==> flow/design.v <==
module multiplier
  (
   input                     clk,
   input                     rst,
   input                     en,
   input [BITS-1:0]          data_a,
   input [BITS-1:0]          data_b,
   output reg [(BITS*2)-1:0] result,
   output                    done
   );
   parameter BITS = 16;
   localparam STATE_IDLE     = 0;
   localparam STATE_MULTIPLY = 1;
   reg                    state;
   reg [$clog2(BITS)-1:0] mul_counter;
   reg [BITS-1:0]         data_a_reg;
   reg [(BITS*2)-1:0]     data_b_reg;
   assign done = (STATE_IDLE == state) && !en;
   always @ (posedge clk) begin
      case (state)
         STATE_IDLE: begin
            if (en) begin
               mul_counter <= 0;
               data_a_reg <= data_a;
               data_b_reg <= { {BITS{1'b0}}, data_b };
               result <= 0;
               state <= STATE_MULTIPLY;
            end
         end
         STATE_MULTIPLY: begin
            if (mul_counter == BITS - 1) begin
               state <= STATE_IDLE;
            end else begin
               mul_counter <= mul_counter + 1;
            end
            data_a_reg <= data_a_reg >> 1;
            data_b_reg <= data_b_reg << 1;
            if (data_a_reg[0]) begin
               result <= result + data_b_reg;
            end
         end
      endcase
      if (rst) begin
         state <= STATE_IDLE;
      end
   end
endmodule
module divider
  (
   input                 clk,
   input                 rst,
   input                 en,
   input [BITS-1:0]      dividend,
   input [BITS-1:0]      divisor,
   output reg [BITS-1:0] quotient,
   output [BITS-1:0]     remainder,
   output                done
   );
   parameter BITS = 16;
   localparam STATE_IDLE   = 0;
   localparam STATE_DIVIDE = 1;
   reg                    state;
   reg [$clog2(BITS)-1:0] div_counter;
   reg [(BITS-1)*2:0]     dividend_reg;
   reg [(BITS-1)*2:0]     divisor_reg;
   assign done = (STATE_IDLE == state) && !en;
   assign remainder = dividend_reg[BITS-1:0];
   always @ (posedge clk) begin
      case (state)
        STATE_IDLE: begin
           if (en) begin
              div_counter <= 0;
              dividend_reg <= { {BITS-1{1'b0}}, dividend };
              divisor_reg <= { divisor, {BITS-1{1'b0}} };
              quotient <= 0;
              state <= STATE_DIVIDE;
           end
        end
        STATE_DIVIDE: begin
           if (div_counter == BITS - 1) begin
              state <= STATE_IDLE;
           end else begin
              div_counter <= div_counter + 1;
           end
           divisor_reg <= divisor_reg >> 1;
           if (dividend_reg < divisor_reg) begin
              quotient <= quotient << 1;
           end else begin
              quotient <= (quotient << 1) | 1'b1;
              dividend_reg <= dividend_reg - divisor_reg;
           end
        end
      endcase
      if (rst) begin
         state <= STATE_IDLE;
      end
   end
endmodule
module processor
  (
   input                        clk,
   input                        rst,
   input                        boot_done,
   output reg [11:0]            status_digits,
   output reg                   halted,
   output reg [16-1:0]  instr_ptr,
   input                        instr_valid,
   input [32-1:0]      cur_instr,
   output reg                   cache_wr_en,
   output reg [16-1:0]  cache_wr_addr,
   output reg [16-1:0]  cache_wr_data,
   input                        cache_wr_done,
   output reg                   cache_rd_en,
   output reg [16-1:0]  cache_rd_addr,
   input [16-1:0]       cache_rd_data,
   input                        cache_rd_done,
   input                        pixel_wr_done,
   output reg                   pixel_en,
   output reg [7:0]             pixel_rgb,
   output reg [7:0]             pixel_x,
   output reg [7:0]             pixel_y,
   input [16-1:0]       rnd,
   output reg                   ms_time_rst,
   input [16-1:0]       ms_time,
   input [142-1:0] buf_inputs
   );
   reg [16-1:0]  registers [16-1:0];
   reg                   overflow_flag;
   reg                   carry_flag;
   reg                   zero_flag;
   reg                   sign_flag;
   wire [7:0]            opcode = cur_instr[31:24];
   wire [7:0]            arg1 = cur_instr[23:16];
   wire [7:0]            arg2 = cur_instr[15:8];
   wire [3:0]            reg1 = arg1[3:0];
   wire [3:0]            reg2 = arg2[3:0];
   wire [16-1:0] dest = registers[reg1];
   wire [16-1:0] src  = registers[reg2];
   wire [15:0]           argA = cur_instr[23:8];
   wire [15:0]           argB = cur_instr[15:0];
   wire signed [16-1:0] signed_dest = dest;
   reg [3:0]             load_reg;
   reg                       multiply_en;
   reg [16-1:0]      multiply_data_a;
   reg [16-1:0]      multiply_data_b;
   wire [(16*2)-1:0] multiply_result;
   wire                      multiply_done;
   multiplier #(.BITS(16)) multiplier_
     (
      .clk(clk),
      .rst(rst),
      .en(multiply_en),
      .data_a(multiply_data_a),
      .data_b(multiply_data_b),
      .result(multiply_result),
      .done(multiply_done)
      );
   reg                   divide_en;
   reg [16-1:0]  dividend;
   reg [16-1:0]  divisor;
   wire [16-1:0] quotient;
   wire [16-1:0] remainder;
   wire                  divide_done;
   divider #(.BITS(16)) divider_
     (
      .clk(clk),
      .rst(rst),
      .en(divide_en),
      .dividend(dividend),
      .divisor(divisor),
      .quotient(quotient),
      .remainder(remainder),
      .done(divide_done)
      );
   localparam [3:0] STATE_PRE_BOOT   = 0;
   localparam [3:0] STATE_HALT       = 1;
   localparam [3:0] STATE_EXECUTING  = 2;
   localparam [3:0] STATE_WR_WAIT    = 3;
   localparam [3:0] STATE_PIXEL_WAIT = 4;
   localparam [3:0] STATE_RD_WAIT    = 5;
   localparam [3:0] STATE_RET_WAIT   = 6;
   localparam [3:0] STATE_MULTIPLY   = 7;
   localparam [3:0] STATE_DIVIDE     = 8;
   reg [3:0]            state;
   always @ (posedge clk) begin
      cache_wr_en <= 0;
      cache_rd_en <= 0;
      pixel_en <= 0;
      multiply_en <= 0;
      divide_en <= 0;
      ms_time_rst <= 0;
      case (state)
        STATE_PRE_BOOT: begin
           if (boot_done) begin
              state <= STATE_EXECUTING;
           end
        end
        STATE_HALT: begin
           halted <= 1;
        end
        STATE_EXECUTING: begin
           halted <= 0;
           if (instr_valid) begin
              execute();
           end
        end
        STATE_WR_WAIT: begin
           if (cache_wr_done) begin
              state <= STATE_EXECUTING;
           end
        end
        STATE_PIXEL_WAIT: begin
           if (pixel_wr_done) begin
              state <= STATE_EXECUTING;
           end
        end
        STATE_RD_WAIT: begin
           if (cache_rd_done) begin
              registers[load_reg] <= cache_rd_data;
              state <= STATE_EXECUTING;
           end
        end
        STATE_RET_WAIT: begin
           if (cache_rd_done) begin
              instr_ptr <= cache_rd_data + 32 / 8;
              state <= STATE_EXECUTING;
           end
        end
        STATE_MULTIPLY: begin
           if (multiply_done) begin
              registers[load_reg] <= multiply_result[16-1:0];
              state <= STATE_EXECUTING;
           end
        end
        STATE_DIVIDE: begin
           if (divide_done) begin
              registers[load_reg] <= quotient;
              state <= STATE_EXECUTING;
           end
        end
      endcase
      if (rst) begin
         state <= STATE_PRE_BOOT;
         status_digits <= 0;
         halted <= 0;
         instr_ptr <= 0;
         cache_wr_en <= 0;
         cache_rd_en <= 0;
         pixel_en <= 0;
         pixel_rgb <= 0;
         ms_time_rst <= 0;
         multiply_en <= 0;
         divide_en <= 0;
         overflow_flag <= 0;
         carry_flag <= 0;
         zero_flag <= 0;
         sign_flag <= 0;
      end
   end
   task execute;
      reg [16:0] result;
      begin
         result = 0;
         instr_ptr <= instr_ptr + 32 / 8;
         case (opcode)
           8'h00: begin
           end
           8'h01: begin
              registers[reg1] <= buf_inputs[src];
           end
           8'h02: begin
              if (cache_wr_done) begin
                 push(instr_ptr);
                 instr_ptr <= argA;
              end else begin
                 instr_ptr <= instr_ptr;
              end
           end
           8'h03: begin
              if (cache_rd_done) begin
                 pop();
                 registers[4'b0] <= registers[4'b0] - arg1 - 16 / 8;
                 state <= STATE_RET_WAIT;
              end else begin
                 instr_ptr <= instr_ptr;
              end
           end
           8'h04: begin
              if (cache_rd_done) begin
                 read(src);
              end else begin
                 instr_ptr <= instr_ptr;
              end
           end
           8'h05: begin
              if (cache_rd_done) begin
                 read(argB);
              end else begin
                 instr_ptr <= instr_ptr;
              end
           end
           8'h06: begin
              registers[reg1] <= src;
           end
           8'h07: begin
              registers[reg1] <= argB;
           end
           8'h08: begin
              if (cache_wr_done) begin
                 push(dest);
              end else begin
                 instr_ptr <= instr_ptr;
              end
           end
           8'h09: begin
              if (cache_rd_done) begin
                 pop();
              end else begin
                 instr_ptr <= instr_ptr;
              end
           end
           8'h0A: begin
              result = dest + src;
              registers[reg1] <= result[16-1:0];
           end
           8'h0B: begin
              result = dest - src;
              registers[reg1] <= result[16-1:0];
           end
           8'h0C: begin
              if (multiply_done) begin
                 multiply_en <= 1;
                 multiply_data_a <= dest;
                 multiply_data_b <= src;
                 state <= STATE_MULTIPLY;
                 load_reg <= reg1;
              end else begin
                 instr_ptr <= instr_ptr;
              end
           end
           8'h0D: begin
              if (divide_done) begin
                 divide_en <= 1;
                 dividend <= dest;
                 divisor <= src;
                 state <= STATE_DIVIDE;
                 load_reg <= reg1;
              end else begin
                 instr_ptr <= instr_ptr;
              end
           end
           8'h0E: begin
              registers[reg1] <= dest & src;
           end
           8'h0F: begin
              registers[reg1] <= dest | src;
           end
           8'h10: begin
              registers[reg1] <= dest ^ src;
           end
           8'h11: begin
              registers[reg1] <= dest << src;
           end
           8'h12: begin
              registers[reg1] <= signed_dest >>> src;
           end
           8'h13: begin
              registers[reg1] <= dest >> src;
           end
           8'h14: begin
              result = dest - src;
           end
           8'h15: begin
              result = { 1'b0, dest & src };
           end
           8'h16: begin
              pixel_rgb <= dest[7:0];
           end
           8'h17: begin
              if (pixel_wr_done) begin
                 pixel_en <= 1;
                 pixel_x <= dest[7:0];
                 pixel_y <= src[7:0];
                 state <= STATE_PIXEL_WAIT;
              end else begin
                 instr_ptr <= instr_ptr;
              end
           end
           8'h18: begin
              if (cache_wr_done) begin
                 write(dest, src);
              end else begin
                 instr_ptr <= instr_ptr;
              end
           end
           8'h19: begin
              if (cache_wr_done) begin
                 write(dest, argB);
              end else begin
                 instr_ptr <= instr_ptr;
              end
           end
           8'h1A: begin
              registers[reg1] <= ms_time;
           end
           8'h1B: begin
              ms_time_rst <= 1;
           end
           8'h1C: begin
              registers[reg1] <= rnd;
           end
           8'h30: begin
              instr_ptr <= dest;
           end
           8'h31: begin
              instr_ptr <= argA;
           end
           8'h32: begin
              if (zero_flag) begin
                 instr_ptr <= argA;
              end
           end
           8'h33: begin
              if (!zero_flag) begin
                 instr_ptr <= argA;
              end
           end
           8'h34: begin
              if (!zero_flag && sign_flag == overflow_flag) begin
                 instr_ptr <= argA;
              end
           end
           8'h35: begin
              if (sign_flag == overflow_flag) begin
                 instr_ptr <= argA;
              end
           end
           8'h36: begin
              if (!carry_flag && !zero_flag) begin
                 instr_ptr <= argA;
              end
           end
           8'h37: begin
              if (!carry_flag) begin
                 instr_ptr <= argA;
              end
           end
           8'h38: begin
              if (sign_flag != overflow_flag) begin
                 instr_ptr <= argA;
              end
           end
           8'h39: begin
              if (sign_flag != overflow_flag || zero_flag) begin
                 instr_ptr <= argA;
              end
           end
           8'h3A: begin
              if (carry_flag) begin
                 instr_ptr <= argA;
              end
           end
           8'h3B: begin
              if (carry_flag || zero_flag) begin
                 instr_ptr <= argA;
              end
           end
           8'h3C: begin
              if (overflow_flag) begin
                 instr_ptr <= argA;
              end
           end
           8'h3D: begin
              if (!overflow_flag) begin
                 instr_ptr <= argA;
              end
           end
           8'h3E: begin
              if (sign_flag) begin
                 instr_ptr <= argA;
              end
           end
           8'h3F: begin
              if (!sign_flag) begin
                 instr_ptr <= argA;
              end
           end
           default: begin
              status_digits <= 12'h700 | opcode;
              state <= STATE_HALT;
           end
         endcase
         if (8'h14 == opcode || 8'h15 == opcode ||
             8'h0A == opcode || 8'h0B == opcode) begin
            set_flags(result);
         end else begin
            clear_flags();
         end
      end
   endtask
   task write;
      input [16-1:0] data;
      input [16-1:0] addr;
      begin
         cache_wr_en <= 1;
         cache_wr_addr <= addr;
         cache_wr_data <= data;
         state <= STATE_WR_WAIT;
      end
   endtask
   task read;
      input [16-1:0] addr;
      begin
         load_reg <= reg1;
         cache_rd_en <= 1;
         cache_rd_addr <= addr;
         state <= STATE_RD_WAIT;
      end
   endtask
   task push;
      input [16-1:0] push_data;
      reg [16-1:0]   new_stack_ptr;
      begin
         new_stack_ptr = registers[4'b0] + 16 / 8;
         write(push_data, new_stack_ptr);
         registers[4'b0] <= new_stack_ptr;
      end
   endtask
   task pop;
      reg [16-1:0] stack_ptr;
      begin
         stack_ptr = registers[4'b0];
         read(stack_ptr);
         registers[4'b0] <= stack_ptr - 2;
      end
   endtask;
   task set_flags;
      input [16:0] result;
      begin
         if (8'h0A == opcode) begin
            overflow_flag <= (dest[16-1] &
                              src[16-1] &
                              ~result[16-1]) |
                             (~dest[16-1] &
                              ~src[16-1] &
                              result[16-1]);            
         end else if (8'h0B == opcode || 8'h14 == opcode) begin
            overflow_flag <= (dest[16-1] &
                              ~src[16-1] &
                              ~result[16-1]) |
                             (~dest[16-1] &
                              src[16-1] &
                              result[16-1]);
         end else begin
            overflow_flag <= 0;
         end
         carry_flag <= result[16];
         zero_flag <= (0 == result[16-1:0]);
         sign_flag <= result[16-1];
      end
   endtask
   task clear_flags;
      begin
         overflow_flag <= 0;
         carry_flag <= 0;
         zero_flag <= 0;
         sign_flag <= 0;
      end
   endtask
endmodule
# Tool chain data of processor
# Each step is given for the RTL above and for the edited RTL.
# "before" refers to lines of the RTL above, "after" to lines of the edited file.
# "change" is "after" less "before", of the values as shown.
# Cell names lack the library's common part.
# The mark n/a stands for no value.
[setup]
top_module = "processor"
clk_port = "clk"
lib = "sky130hd"
lib_corner = "tt_025C_1v80"

# The edit
# The edit as a unified diff against the file above.
# This change comes from a script, not from a designer. The edited design behaves differently; no optimisation was intended.
# begin of diff
@@ -223,5 +223,5 @@
         STATE_RET_WAIT: begin
            if (cache_rd_done) begin
-              instr_ptr <= cache_rd_data + 32 / 8;
+              instr_ptr <= cache_rd_data ^ 32 / 8;
               state <= STATE_EXECUTING;
            end
# end of diff

# Word level
# Counts by Yosys on the flattened word-level netlist (proc, flatten, opt, wreduce; memories kept). Register bits leave out memories and registers merged into their read ports (data or address). Print and check cells are left out.
# Memory sizes are those after Yosys's memory passes, which may raise the word count (mostly to a power of two), join words into wider ones and drop unused or constant bits.
[bits]
columns = ["item", "before", "after", "change"]
rows = [
  ["n_memories", 1, 1, 0],
  ["input_bits", 229, 229, 0],
  ["ff_bits", 348, 348, 0],
  ["ramBits", 256, 256, 0],
]
[memory_table]
columns = ["item", "before", "after"]
rows = [
  ["mem_shapes", "registers 16 x 16 bit 3R1W", "registers 16 x 16 bit 3R1W"],
]
[op_classes]
columns = ["item", "before", "after", "change"]
rows = [
  ["n_shift", 4, 4, 0],
  ["n_eq", 95, 95, 0],
  ["n_cmp", 1, 1, 0],
  ["add_sub_neg", 12, 11, -1],
  ["n_reduce_logical", 57, 57, 0],
  ["n_mux", 237, 237, 0],
  ["n_logic", 44, 45, 1],
]
[op_table]
columns = ["op", "before", "after", "change"]
rows = [
  ["1-bit inverter", 13, 14, 1],
  ["16-bit by 3-bit adder with 16-bit output (second input constant)", 2, 1, -1],
]
# Unchanged operator kinds not shown: 77.

# Longest topological paths
# Longest topological path by Yosys (ltp), each cell counted once; first at word level (registers and memories cut), then after technology mapping (sequential cells cut; the memories' decode and read muxes count).
[depth]
columns = ["item", "before", "after", "change"]
rows = [
  ["depth_word", 18, 18, 0],
  ["abc_area", "0", "0", "n/a"],
  ["depth_mapped", 23, 25, 2],
  ["ltp_nobuf", 18, 18, 0],
]

# After synthesis
# The flow's flattened synthesis, as Yosys stat reports it; memories are mapped. The netlist is that of the ABC_AREA named above (0 if unset); the other value can give another one.
[by_type]
columns = ["type", "before", "after", "change"]
rows = [
  ["nand2_1", 279, 355, 76],
  ["mux2i_1", 114, 69, -45],
  ["o21ai_0", 142, 179, 37],
  ["nand3_1", 92, 122, 30],
  ["nor2_1", 271, 294, 23],
  ["mux2_2", 91, 68, -23],
  ["o221ai_1", 11, 33, 22],
  ["nor3_1", 54, 74, 20],
  ["xnor2_1", 82, 66, -16],
  ["a22oi_1", 73, 57, -16],
  ["a221o_1", 24, 8, -16],
  ["mux4_2", 145, 130, -15],
  ["and2_1", 62, 49, -13],
  ["or3_1", 20, 9, -11],
  ["o21bai_1", 5, 16, 11],
  ["nand4_1", 17, 27, 10],
  ["a21oi_1", 180, 189, 9],
  ["a31oi_1", 29, 20, -9],
]
# Unchanged cell types not shown: 17.
# Not every row of either side is listed.
[mapped]
columns = ["item", "before", "after", "change"]
rows = [
  ["cell_count", 3210, 3321, 111],
  ["seq_area_um2", 16776.1, 16776.1, 0.0],
  ["flip_flops", 577, 577, 0],
  ["buffers", 207, 217, 10],
  ["yosys_area_um2", 35690.5, 35754.3, 63.8],
]
# By module: a second synthesis without flattening, with its own total; a netlist apart from the flattened one above.
[hier_totals]
columns = ["item", "before", "after", "change"]
rows = [
  ["cells_unflattened", 3614, 3729, 115],
  ["hier_area_um2", 39232.6, 39122.5, -110.1],
]
# Each row is one instance without its submodules.
[by_module_before]
columns = ["mod", "instances", "mod_seq_area_um2", "area_um2", "n_cells"]
rows = [
  ["processor", 1, 12712.2, 28746.3, 2656],
  ["divider (BITS=16)", 1, 2482.4, 5266.3, 488],
  ["multiplier (BITS=16)", 1, 2542.4, 5220.0, 470],
]
[by_module_after]
columns = ["mod", "instances", "mod_seq_area_um2", "area_um2", "n_cells"]
rows = [
  ["processor", 1, 12712.2, 28636.2, 2771],
  ["divider (BITS=16)", 1, 2482.4, 5266.3, 488],
  ["multiplier (BITS=16)", 1, 2542.4, 5220.0, 470],
]

# Path before layout
# OpenSTA on the mapped netlist: ideal clock, no wires. The path of least setup slack (recovery checks aside). Input and output delay are each 20% of the period. Register names are those of the netlist, which keeps one name where synthesis merged equal registers.
[synth_timing]
columns = ["item", "before", "after", "change"]
rows = [
  ["path_type", "input to register", "input to register", "n/a"],
  ["from", "in cur_instr[16]", "in cur_instr[8]", "n/a"],
  ["to", "mem registers[0][15]", "mem registers[0][14]", "n/a"],
  ["slack_ps", 1844, 2140, 296],
  ["in_delay_ps", 1800, 1800, 0],
  ["delay_ps", 5356, 5060, -296],
  ["tclk_ps", 9000, 9000, 0],
  ["t_arrival_ps", 6854, 6520, -334],
  ["stages", 20, 25, 5],
  ["launch_ps", 1800, 1800, 0],
  ["period_less_setup_slack_ps", 7156, 6860, -296],
]
# "delay_ps" = arrival - input delay + setup time.
# "stages" counts driving pins, that of a launching flip-flop among them; a cell with two outputs on the path counts twice.
# "period_less_setup_slack_ps" = period - worst setup slack (recovery checks aside). The figure is calculated, with input and output delays left at 20% of the set period.
# Between the ends stands the longest chain of elaborated cells between them, by number of cells; it is not shown to be the way that was timed. Of several equally long chains one is given.
# Each line given opens the expression or statement behind the cell; cells for indexed reads and writes are added by Yosys, which also makes memories of some case tables.
# A memory read counts as a cell of the chain, while the word-level depth stops at memories.
# before: The path ends at the data pin of a flip-flop with enable; ways to the enable are not counted.
[synth_via_before]
cell_sequence = "buf_2 > buf_2 > buf_2 > buf_2 > mux4_2 > a22oi_1 > nand2_1 > inv_1 > ha_1 > or2_2 > a221oi_1 > o22ai_1 > o41ai_1 > o41ai_1 > o31ai_2 > nand2_1 > a221o_1 > o311ai_1 > nand2_1 > a31oi_1"
elab_chain_cells = 17
cone_cells = 54
classes_between = "add/sub: 4; shift: 3; mux: 43; logic: 3; memory: 1"
[synth_rtl_before]
columns = ["item", "line_no", "rtl"]
rows = [
  ["start: declaration", 108, "input [32-1:0]      cur_instr,"],
  ["memory read 16 x 16 bit", 127, "reg [16-1:0]  registers [16-1:0];"],
  ["16-bit by 16-bit adder with 17-bit output", 323, "result = dest + src;"],
  ["16-bit 2-to-1 mux", 265, "case (opcode)"],
  ["16-bit 2-to-1 mux", 203, "if (instr_valid) begin"],
  ["16-bit 2-to-1 mux", 192, "case (state)"],
  ["16-bit 2-to-1 mux (12 in a row)", "n/a", ""],
  ["end: declaration", 127, ""],
]
# Some nets on the timed path still bear RTL names; the line given drives or declares the net.
[synth_nets_before]
columns = ["signal", "line_no", "rtl"]
rows = [
  ["dest[1]", 137, "wire [16-1:0] dest = registers[reg1];"],
]
[synth_via_after]
cell_sequence = "buf_6 > buf_6 > buf_4 > buf_6 > mux2i_1 > mux2_2 > buf_6 > inv_4 > buf_4 > buf_2 > buf_2 > ha_1 > inv_1 > fa_1 > nor2b_1 > o21ai_0 > a31oi_1 > a221oi_1 > o21bai_1 > a21o_1 > o22ai_1 > nor2_1 > nor2_1 > nor3_1 > a211oi_1"
[synth_rtl_after]
columns = ["item", "line_no", "rtl"]
rows = [
  ["start: declaration", 108, "input [32-1:0]      cur_instr,"],
  ["end: declaration", 127, "reg [16-1:0]  registers [16-1:0];"],
]
# after: No chain of elaborated cells between the ends is given.
[synth_nets_after]
columns = ["signal", "line_no", "rtl"]
rows = [
  ["src[0]", 138, "wire [16-1:0] src  = registers[reg2];"],
]

# Path in the finished layout
# From the final timing report of the runs of set A: the path of least setup slack in the routed layout; clock arrival at registers is part of the times.
# The report prints the path's times to 10 ps; the period is as set.
[layout_timing]
columns = ["item", "before", "after", "change"]
rows = [
  ["path_type", "input to register", "input to register", "n/a"],
  ["from", "in cur_instr[18]", "in cur_instr[19]", "n/a"],
  ["to", "mem registers[6][14]", "mem registers[2][14]", "n/a"],
  ["launch_ps", 1800, 1800, 0],
  ["in_delay_ps", 1800, 1800, 0],
  ["stages", 19, 21, 2],
  ["tclk_ps", 9000, 9000, 0],
  ["slack_ps", 1650, 1380, -270],
  ["t_arrival_ps", 7700, 7900, 200],
]
# Between the ends stands the longest chain of elaborated cells between them, by number of cells; it is not shown to be the way that was timed. Of several equally long chains one is given.
# A memory read counts as a cell of the chain, while the word-level depth stops at memories.
# before: The path ends at the data pin of a flip-flop with enable; ways to the enable are not counted.
[layout_via_before]
cell_sequence = "clkdlybuf4s50_1 > buf_4 > and2_1 > a22oi_1 > nand2_1 > inv_1 > ha_1 > a211oi_1 > o21a_1 > o31ai_1 > a2111oi_0 > buf_4 > o41ai_1 > xnor2_1 > a221o_1 > a211oi_1 > a221oi_1 > o221ai_1 > a21oi_2"
elab_chain_cells = 17
cone_cells = 54
classes_between = "add/sub: 4; shift: 3; mux: 43; logic: 3; memory: 1"
[layout_rtl_before]
columns = ["item", "line_no", "rtl"]
rows = [
  ["start: declaration", 108, "input [32-1:0]      cur_instr,"],
  ["memory read 16 x 16 bit", 127, "reg [16-1:0]  registers [16-1:0];"],
  ["16-bit by 16-bit adder with 17-bit output", 323, "result = dest + src;"],
  ["16-bit 2-to-1 mux", 265, "case (opcode)"],
  ["16-bit 2-to-1 mux", 203, "if (instr_valid) begin"],
  ["16-bit 2-to-1 mux", 192, "case (state)"],
  ["16-bit 2-to-1 mux (12 in a row)", "n/a", ""],
  ["end: declaration", 127, ""],
]
# Some nets on the timed path still bear RTL names; the line given drives or declares the net.
[layout_nets_before]
columns = ["signal", "line_no", "rtl"]
rows = [
  ["dest[2]", 137, "wire [16-1:0] dest = registers[reg1];"],
]
# after: The path ends at the data pin of a flip-flop with enable; ways to the enable are not counted.
[layout_via_after]
cell_sequence = "clkdlybuf4s50_1 > buf_4 > nor2b_1 > buf_4 > a22oi_1 > nand2_1 > inv_1 > ha_1 > inv_1 > fa_1 > nor2b_1 > o21ai_0 > a31oi_1 > a221oi_1 > o21bai_1 > a21o_1 > o22ai_1 > nor2_1 > nor2_1 > nor3_1 > a211oi_2"
elab_chain_cells = 17
cone_cells = 54
classes_between = "add/sub: 4; shift: 3; mux: 43; logic: 3; memory: 1"
[layout_rtl_after]
columns = ["item", "line_no", "rtl"]
rows = [
  ["start: declaration", 108, "input [32-1:0]      cur_instr,"],
  ["memory read 16 x 16 bit", 127, "reg [16-1:0]  registers [16-1:0];"],
  ["16-bit by 16-bit adder with 17-bit output", 323, "result = dest + src;"],
  ["16-bit 2-to-1 mux", 265, "case (opcode)"],
  ["16-bit 2-to-1 mux", 203, "if (instr_valid) begin"],
  ["16-bit 2-to-1 mux", 192, "case (state)"],
  ["16-bit 2-to-1 mux (12 in a row)", "n/a", ""],
  ["end: declaration", 127, ""],
]
[layout_nets_after]
columns = ["signal", "line_no", "rtl"]
rows = [
  ["dest[0]", 137, "wire [16-1:0] dest = registers[reg1];"],
]

# Flow runs
# Both versions went through the flow (Yosys, OpenROAD) with the same settings in each pair. Constraints: input delay and output delay 20% of the set period each, output load 0.01 pF.
[flow_settings_set_A]
CORE_UTILIZATION = 40
PLACE_DENSITY = 0.6
period_ns = 9.0
CAP_MARGIN = 20
CORE_MARGIN = 2
SLEW_MARGIN = 20
[results_set_A]
columns = ["item", "before", "after", "change"]
rows = [
  ["period_reached_ps", 7345, 7621, 276],
  ["timing.hold.ws_ps", 452, 464, 12],
  ["post_route_stdcell_area_um2", 42731.0, 42896.1, 165.1],
  ["die_area_um2", 91630.3, 91793.9, 163.6],
  ["synth_chip_area_um2", 35690.5, 35754.3, 63.8],
  ["fin_tns_ps", 0, 0, 0],
  ["power_total_uw", 6627, 6760, 133],
  ["final_setup_ws_ps", 1655, 1379, -276],
  ["final_util_frac", 0.484, 0.485, 0.001],
]
[flow_settings_set_B]
CELL_PAD_IN_SITES_DETAIL_PLACEMENT = 1
CORE_UTILIZATION = 45
GPL_ROUTABILITY_DRIVEN = 1
PLACE_DENSITY_LB_ADDON = 0.19
period_ns = 7.93
CAP_MARGIN = 20
CORE_MARGIN = 2
SLEW_MARGIN = 20
[results_set_B]
columns = ["item", "before", "after", "change"]
rows = [
  ["period_reached_ps", 7301, 7105, -196],
  ["timing.hold.ws_ps", 475, 474, -1],
  ["post_route_stdcell_area_um2", 43219.0, 43017.5, -201.5],
  ["die_area_um2", 81581.6, 81724.5, 142.9],
  ["synth_chip_area_um2", 35690.5, 35754.3, 63.8],
  ["fin_tns_ps", 0, 0, 0],
  ["power_total_uw", 7899, 7884, -15],
  ["final_setup_ws_ps", 629, 825, 196],
  ["final_util_frac", 0.549, 0.545, -0.004],
]
# "period_reached_ps" = clock period - worst setup slack. The figure is calculated, with input and output delays left at 20% of the set period.
# "power_total_uw": no workload was simulated; the value follows from the tool's default switching activity.
